==> flow/design.v <==
module matvec_mul #(
    parameter R=8, C=8, W_X=8, W_K=8,
    localparam DEPTH = $clog2(C),
               W_M = W_X + W_K,
               W_Y = W_M + DEPTH
  )(  
    input  logic clk, cen,
    input  logic signed [R-1:0][C-1:0][W_K-1:0] k,
    input  logic signed        [C-1:0][W_X-1:0] x, 
    output logic signed        [R-1:0][W_Y-1:0] y
  );
  localparam C_PAD = 2**$clog2(C);
  logic signed [W_Y-1:0] tree [R][DEPTH+1][C_PAD];  
  logic signed [C_PAD-1:0][W_X-1:0] x_pad;
  logic signed [R-1:0][C_PAD-1:0][W_K-1:0] k_pad;      
  always_comb begin
    x_pad = '0;
    k_pad = '0;
    for (int i = 0; i < C; i++) begin
      x_pad[i] = x[i];
    end
    for (int i = 0; i < R; i++) begin
      for (int j = 0; j < C; j++) begin
        k_pad[i][j] = k[i][j];
      end
    end
  end
  genvar r, c, d, a;
  for (r=0; r<R; r=r+1) begin
    for (c=0; c<C_PAD; c=c+1)
      always_ff @(posedge clk)   
        if (cen) tree[r][0][c] <= $signed(k_pad[r][c]) * $signed(x_pad[c]);
    for (d=0; d<DEPTH; d=d+1)
      for (a=0; a<C_PAD/2**(d+1); a=a+1)
        always_ff @(posedge clk)   
          if (cen) tree[r][d+1][a] <= tree[r][d][2*a] + tree[r][d][2*a+1];
    assign y[r] = tree[r][DEPTH][0];
  end
endmodule
module axis_matvec_mul #(
    parameter R=8, C=8, W_X=4, W_K=3,
    localparam W_Y = W_X + W_K + $clog2(C)
)(
    input  logic clk, rstn,
    output logic s_axis_kx_tready,
    input  logic s_axis_kx_tvalid,
    input  logic [R*C*W_K + C*W_X -1:0] s_axis_kx_tdata,
    input  logic m_axis_y_tready,
    output logic m_axis_y_tvalid,
    output logic [R*W_Y-1:0] m_axis_y_tdata
);
    typedef enum logic [2:0] {
        IDLE,
        LOAD_DATA,
        COMPUTING,
        RESULT_READY
    } state_t;
    state_t state, next_state;
    logic [R-1:0][C-1:0][W_K-1:0] k_reg;
    logic [C-1:0][W_X-1:0] x_reg;
    logic [R*W_Y-1:0] y_reg;
    logic computing;
    logic [$clog2(C+2)-1:0] compute_counter;
    always_ff @(posedge clk or negedge rstn) begin
        if (!rstn) begin
            state <= IDLE;
        end else begin
            state <= next_state;
        end
    end
    matvec_mul #(
        .R(R), .C(C), .W_X(W_X), .W_K(W_K)
    ) MATVEC (
        .clk(clk),
        .cen(computing),
        .k(k_reg),
        .x(x_reg),
        .y(y_reg)
    );
    always_comb begin
        next_state = state;
        case (state)
            IDLE: 
                if (s_axis_kx_tvalid && s_axis_kx_tready)
                    next_state = LOAD_DATA;
            LOAD_DATA:
                next_state = COMPUTING;
            COMPUTING: 
                if (compute_counter == C+1)
                    next_state = RESULT_READY;
            RESULT_READY:
                if (m_axis_y_tready)
                    next_state = IDLE;
        endcase
    end
    always_ff @(posedge clk or negedge rstn) begin
        if (!rstn) begin
            k_reg <= '0;
            x_reg <= '0;
            computing <= 1'b0;
            compute_counter <= '0;
            m_axis_y_tvalid <= 1'b0;
            m_axis_y_tdata <= '0;
        end else begin
            case (state)
                IDLE: begin
                    compute_counter <= '0;
                    computing <= 1'b0;
                    if (s_axis_kx_tvalid && s_axis_kx_tready) begin
                        for (int r = 0; r < R; r++) begin
                            for (int c = 0; c < C; c++) begin
                                k_reg[r][c] <= s_axis_kx_tdata[(r*C + c)*W_K +: W_K];
                            end
                        end
                        for (int c = 0; c < C; c++) begin
                            x_reg[c] <= s_axis_kx_tdata[R*C*W_K + c*W_X +: W_X];
                        end
                    end
                end
                LOAD_DATA: begin
                    computing <= 1'b1;
                end
                COMPUTING: begin
                    compute_counter <= compute_counter + 1;
                    if (compute_counter == C+1) begin
                        m_axis_y_tdata <= y_reg;
                        m_axis_y_tvalid <= 1'b1;
                        computing <= 1'b0;
                    end
                end
                RESULT_READY: begin
                    if (m_axis_y_tready) begin
                        m_axis_y_tvalid <= 1'b0;
                    end
                end
            endcase
        end
    end
    assign s_axis_kx_tready = (state == IDLE);
endmodule
# Step by step through the tools: axis_matvec_mul
# Module axis_matvec_mul before and after one edit of its RTL, step after step.
# Lines under "orig" count in the file above, lines under "edited" in the edited file.
# "change": "edited" minus "orig" as printed here. "rel_change_pct": 100 x difference / "orig".
# Library cell names are shortened.
# A cell with - has no value.
# design
top_module	axis_matvec_mul
clk_port	clk
library	sky130hd
corner	tt_025C_1v80

# Edit of the RTL
# Unified diff, file above to edited file.
# This change comes from a script, not from a designer. The edited design behaves differently; no optimisation was intended.
# begin of diff
@@ -45,9 +45,11 @@
     output logic s_axis_kx_tready,
     input  logic s_axis_kx_tvalid,
-    input  logic [R*C*W_K + C*W_X -1:0] s_axis_kx_tdata,
+    input  logic [R*C*W_K + C*W_X -1:0] s_axis_kx_tdata_in,
     input  logic m_axis_y_tready,
     output logic m_axis_y_tvalid,
     output logic [R*W_Y-1:0] m_axis_y_tdata
 );
+    logic [R*C*W_K + C*W_X -1:0] s_axis_kx_tdata;
+    always_ff @(posedge clk) s_axis_kx_tdata <= s_axis_kx_tdata_in;
     typedef enum logic [2:0] {
         IDLE,
# end of diff

# Word level
# Source: Yosys, flattened and elaborated. Widths are those after wreduce. Registers that Yosys merges into a memory's read port (data or address) are not register bits. Print and check cells do not count. Equal cells are merged and count once.
# bits
item	orig	edited	change	rel_change_pct
register_bits	1513	1737	224	14.81
input_bits	228	228	0	0.00
output_inout_bits	82	82	0	0.00
wordCells	346	347	1	0.29
# classes
item	orig	edited	change	rel_change_pct
addsub	57	57	0	0.00
multipliers	64	64	0	0.00
n_eq	7	7	0	0.00
n_mux	10	10	0	0.00
n_reduce_logical	11	11	0	0.00
# op_table
op	orig	edited	change	rel_change_pct
multiplier 3 x 4 -> 7 bit	64	64	0	0.00
adder 10 bit	56	56	0	0.00
two-way mux 1 bit	3	3	0	0.00
two-way mux 3 bit	3	3	0	0.00
inequality test 2 bit (second input constant)	3	3	0	0.00
AND reduction 2 bit	3	3	0	0.00
== test 3 x 2 -> 1 bit (second input constant)	2	2	0	0.00
nonzero test 2 bit	2	2	0	0.00
adder 4 x 1 -> 4 bit (second input constant)	1	1	0	0.00
== test 3 x 1 -> 1 bit (second input constant)	1	1	0	0.00
== test 4 bit (second input constant)	1	1	0	0.00
logical AND 1 bit	1	1	0	0.00
zero test 3 bit	1	1	0	0.00
case mux 1 bit (select 2 bit)	1	1	0	0.00
case mux 1 bit (select 3 bit)	1	1	0	0.00
case mux 3 bit (select 4 bit)	1	1	0	0.00
case mux 4 bit (select 2 bit)	1	1	0	0.00
AND reduction 3 bit	1	1	0	0.00
AND reduction 4 bit	1	1	0	0.00
nonzero test 3 bit	1	1	0	0.00
nonzero test 4 bit	1	1	0	0.00

# Logic depth
# Yosys ltp: most cells in a row. Word level: on the elaborated netlist, between registers, memories and ports. Mapped: between sequential cells and ports; inverters and the memories' decode and read muxes count.
# logic_depth
item	orig	edited	change	rel_change_pct
word_depth	4	4	0	0.00
abc_area	0	0	-	-
ltp_mapped	11	11	0	0.00
depth_no_buf	9	9	0	0.00

# Synthesis result
# Source: synth_stat.txt of the flow (Yosys; design flattened, memories mapped). It holds for the ABC_AREA given above (unset counts as 0); a run with the other value may have another netlist.
# types
type	orig	edited	change	rel_change_pct
dfxtp_1	0	224	224	-
a21oi_1	323	332	9	2.79
o21ai_0	166	160	-6	-3.61
o21ai_1	7	13	6	85.71
inv_1	656	661	5	0.76
o2111ai_1	41	36	-5	-12.20
a31oi_1	8	3	-5	-62.50
a311o_1	7	2	-5	-71.43
nor4_1	7	2	-5	-71.43
xnor2_1	475	479	4	0.84
nor2_1	323	319	-4	-1.24
nor2b_1	161	157	-4	-2.48
xor2_1	156	152	-4	-2.56
clkbuf_1	104	101	-3	-2.88
a21boi_1	23	20	-3	-13.04
a221oi_1	17	20	3	17.65
mux2i_1	16	19	3	18.75
o21bai_1	12	15	3	25.00
# The list need not be complete.
# mapped
item	orig	edited	change	rel_change_pct
stdcells	6836	7068	232	3.39
yosys_area_um2	82781.9	87373.8	4591.9	5.55
sequential_area_um2	38127.8	42612.1	4484.3	11.76
ffs	1322	1546	224	16.94
buf_cells	153	156	3	1.96
# By module: a second synthesis without flattening, with its own total; a netlist apart from the flattened one above.
# unflattened
item	orig	edited	change	rel_change_pct
hier_cells	6853	7074	221	3.22
hier_area_um2	83358.7	88189.6	4830.9	5.80
# Each row is one instance without its submodules.
# by_module_orig
mod	n_inst	cells	area_um2	seq_area_um2
matvec_mul	1	6168	71277.1	30269.0
axis_matvec_mul	1	685	12081.6	7858.8
# by_module_edited
mod	n_inst	cells	area_um2	seq_area_um2
matvec_mul	1	6168	71284.6	30269.0
axis_matvec_mul	1	906	16905.0	12343.1

# Worst setup path after synthesis
# Source: OpenSTA report_checks on the synthesized netlist (no wires, ideal clock, input and output delay 20% of the period each), path of least setup slack; recovery checks are left aside. Register names are those of the netlist, which keeps one name where synthesis merged equal registers.
# synth_timing
item	orig	edited	change	rel_change_pct
path_type	reg2reg	reg2reg	-	-
start	register (name not given)	register (name not given)	-	-
end	register computing	register computing	-	-
clock_period_ps	8000	8000	0	0.00
setup_time_ps	177	177	0	-
t_first_pin_ps	0	0	0	-
arrival_ps	22421	22421	0	0.00
required_ps	7823	7823	0	0.00
path_slack_ps	-14598	-14598	0	-
delay_ps	22598	22598	0	0.00
path_stages	3	3	0	0.00
n_path_buf	0	0	0	-
synth_period_reached_ps	22598	22598	0	0.00
# "delay_ps" is the arrival time less input delay plus setup time.
# "path_stages" counts driving pins, that of a launching flip-flop among them; a cell with two outputs on the path counts twice.
# "synth_period_reached_ps" is the clock period less the worst setup slack; recovery checks do not enter. This is arithmetic on one report: input and output delays are still those of the set period (20% each).
# At most two assigning lines are given for a register; there are more.
# synth_via_orig
cell_sequence	dfrtp_1 a21oi_1 o221ai_1
# synth_lines_orig
item	line	source
to (assign)	100	computing <= 1'b0;
to (assign)	108	computing <= 1'b0;
to (decl)	62	logic computing;
# orig: No chain of elaborated cells between the ends is given.
# synth_via_edited
cell_sequence	dfrtp_1 a21oi_1 o221ai_1
# synth_lines_edited
item	line	source
to (assign)	102	computing <= 1'b0;
to (assign)	110	computing <= 1'b0;
to (decl)	64	logic computing;
# edited: No chain of elaborated cells between the ends is given.

# Timing after layout
# Path of least setup slack in the final report of each run of pair A (OpenROAD, finished layout, wires in). Where an end is a register, its clock arrival counts in the times.
# The path's times are printed in steps of 10 ps; the period is the one set.
# layout_timing
item	orig	edited	change	rel_change_pct
path_type	reg2reg	reg2reg	-	-
start	register x_reg	register x_reg	-	-
end	register MATVEC.tree	register MATVEC.tree	-	-
clock_period_ps	3670	3670	0	0.00
setup_time_ps	250	250	0	-
t_first_pin_ps	790	830	40	5.06
arrival_ps	3710	3720	10	0.27
required_ps	4220	4250	30	0.71
path_slack_ps	510	530	20	-
path_stages	10	9	-1	-10.00
n_path_buf	1	0	-1	-100.00
# An end named without its bit number is one bit of that signal or, where synthesis recoded a state register, one of its new flip-flops.
# Between the ends stands the longest chain of elaborated cells between them, by number of cells; it is not shown to be the way that was timed. Of several equally long chains one is given.
# A line is the first line of the expression or statement that the cell stems from. Yosys adds cells for indexed reads and writes and turns some case tables into memories.
# layout_via_orig
cell_sequence	dfrtp_1 buf_4 nand2_1 fa_1 inv_1 fa_1 ha_1 a21o_1 a21oi_1 xnor2_1
elab_chain_len	1
cells_between	1
lines_between	1
classes_between	mul: 1
# layout_lines_orig
item	line	source
from (decl)	60	logic [C-1:0][W_X-1:0] x_reg;
from (assign)	99	x_reg <= '0;
from (assign)	116	x_reg[c] <= s_axis_kx_tdata[R*C*W_K + c*W_X +: W_X];
multiplier 3 x 4 -> 7 bit	32	if (cen) tree[r][0][c] <= $signed(k_pad[r][c]) * $signed(x_pad[c]);
to (assign)	32
to (decl)	13	logic signed [W_Y-1:0] tree [R][DEPTH+1][C_PAD];
# layout_via_edited
cell_sequence	dfrtp_2 nand2_1 fa_1 inv_1 ha_1 ha_1 a21o_1 a21oi_1 xnor2_1
elab_chain_len	1
cells_between	1
lines_between	1
classes_between	mul: 1
# layout_lines_edited
item	line	source
from (decl)	62	logic [C-1:0][W_X-1:0] x_reg;
from (assign)	101	x_reg <= '0;
multiplier 3 x 4 -> 7 bit	32	if (cen) tree[r][0][c] <= $signed(k_pad[r][c]) * $signed(x_pad[c]);
to (assign)	32
to (decl)	13	logic signed [W_Y-1:0] tree [R][DEPTH+1][C_PAD];

# Measured runs
# Runs of the flow (Yosys, OpenROAD) on both versions; the two runs of a pair have the same settings. The constraints put input and output delay at 20% of the set period each and load the outputs with 0.01 pF.
# flow_settings_pair_A
CORE_UTILIZATION	40
period_ns	3.67
CAP_MARGIN	20
CORE_MARGIN	2
SLEW_MARGIN	20
# measured_pair_A
item	orig	edited	change	rel_change_pct
synthArea_um2	82781.9	87373.8	4591.9	5.55
total_die_area_um2	210608.0	222190.0	11582.0	5.50
final_stdcell_area_um2	95325.2	100837.0	5511.8	5.78
finalUtil_pct	46.5	46.4	-0.1	-
worstSetupSlack_ps	508	529	21	-
final_setup_tns_ps	0	0	0	-
ws_hold_ps	458	336	-122	-
achieved_clock_period_ps	3162	3141	-21	-0.66
# flow_settings_pair_B
ABC_AREA	0
CELL_PAD_IN_SITES_DETAIL_PLACEMENT	0
CORE_ASPECT_RATIO	1.14
CORE_UTILIZATION	18
CTS_CLUSTER_SIZE	36
GPL_ROUTABILITY_DRIVEN	0
GPL_TIMING_DRIVEN	0
TNS_END_PERCENT	65
period_ns	3.3
CAP_MARGIN	20
CORE_MARGIN	2
SLEW_MARGIN	20
# measured_pair_B
item	orig	edited	change	rel_change_pct
synthArea_um2	82781.9	87373.8	4591.9	5.55
total_die_area_um2	465353.0	491009.0	25656.0	5.51
final_stdcell_area_um2	98647.1	105181.0	6533.9	6.62
finalUtil_pct	21.6	21.7	0.1	-
worstSetupSlack_ps	12	46	34	-
final_setup_tns_ps	0	0	0	-
achieved_clock_period_ps	3288	3254	-34	-1.03
# By "achieved_clock_period_ps" is meant the clock period of the run minus its worst setup slack. This is arithmetic on one report: input and output delays are still those of the set period (20% each).
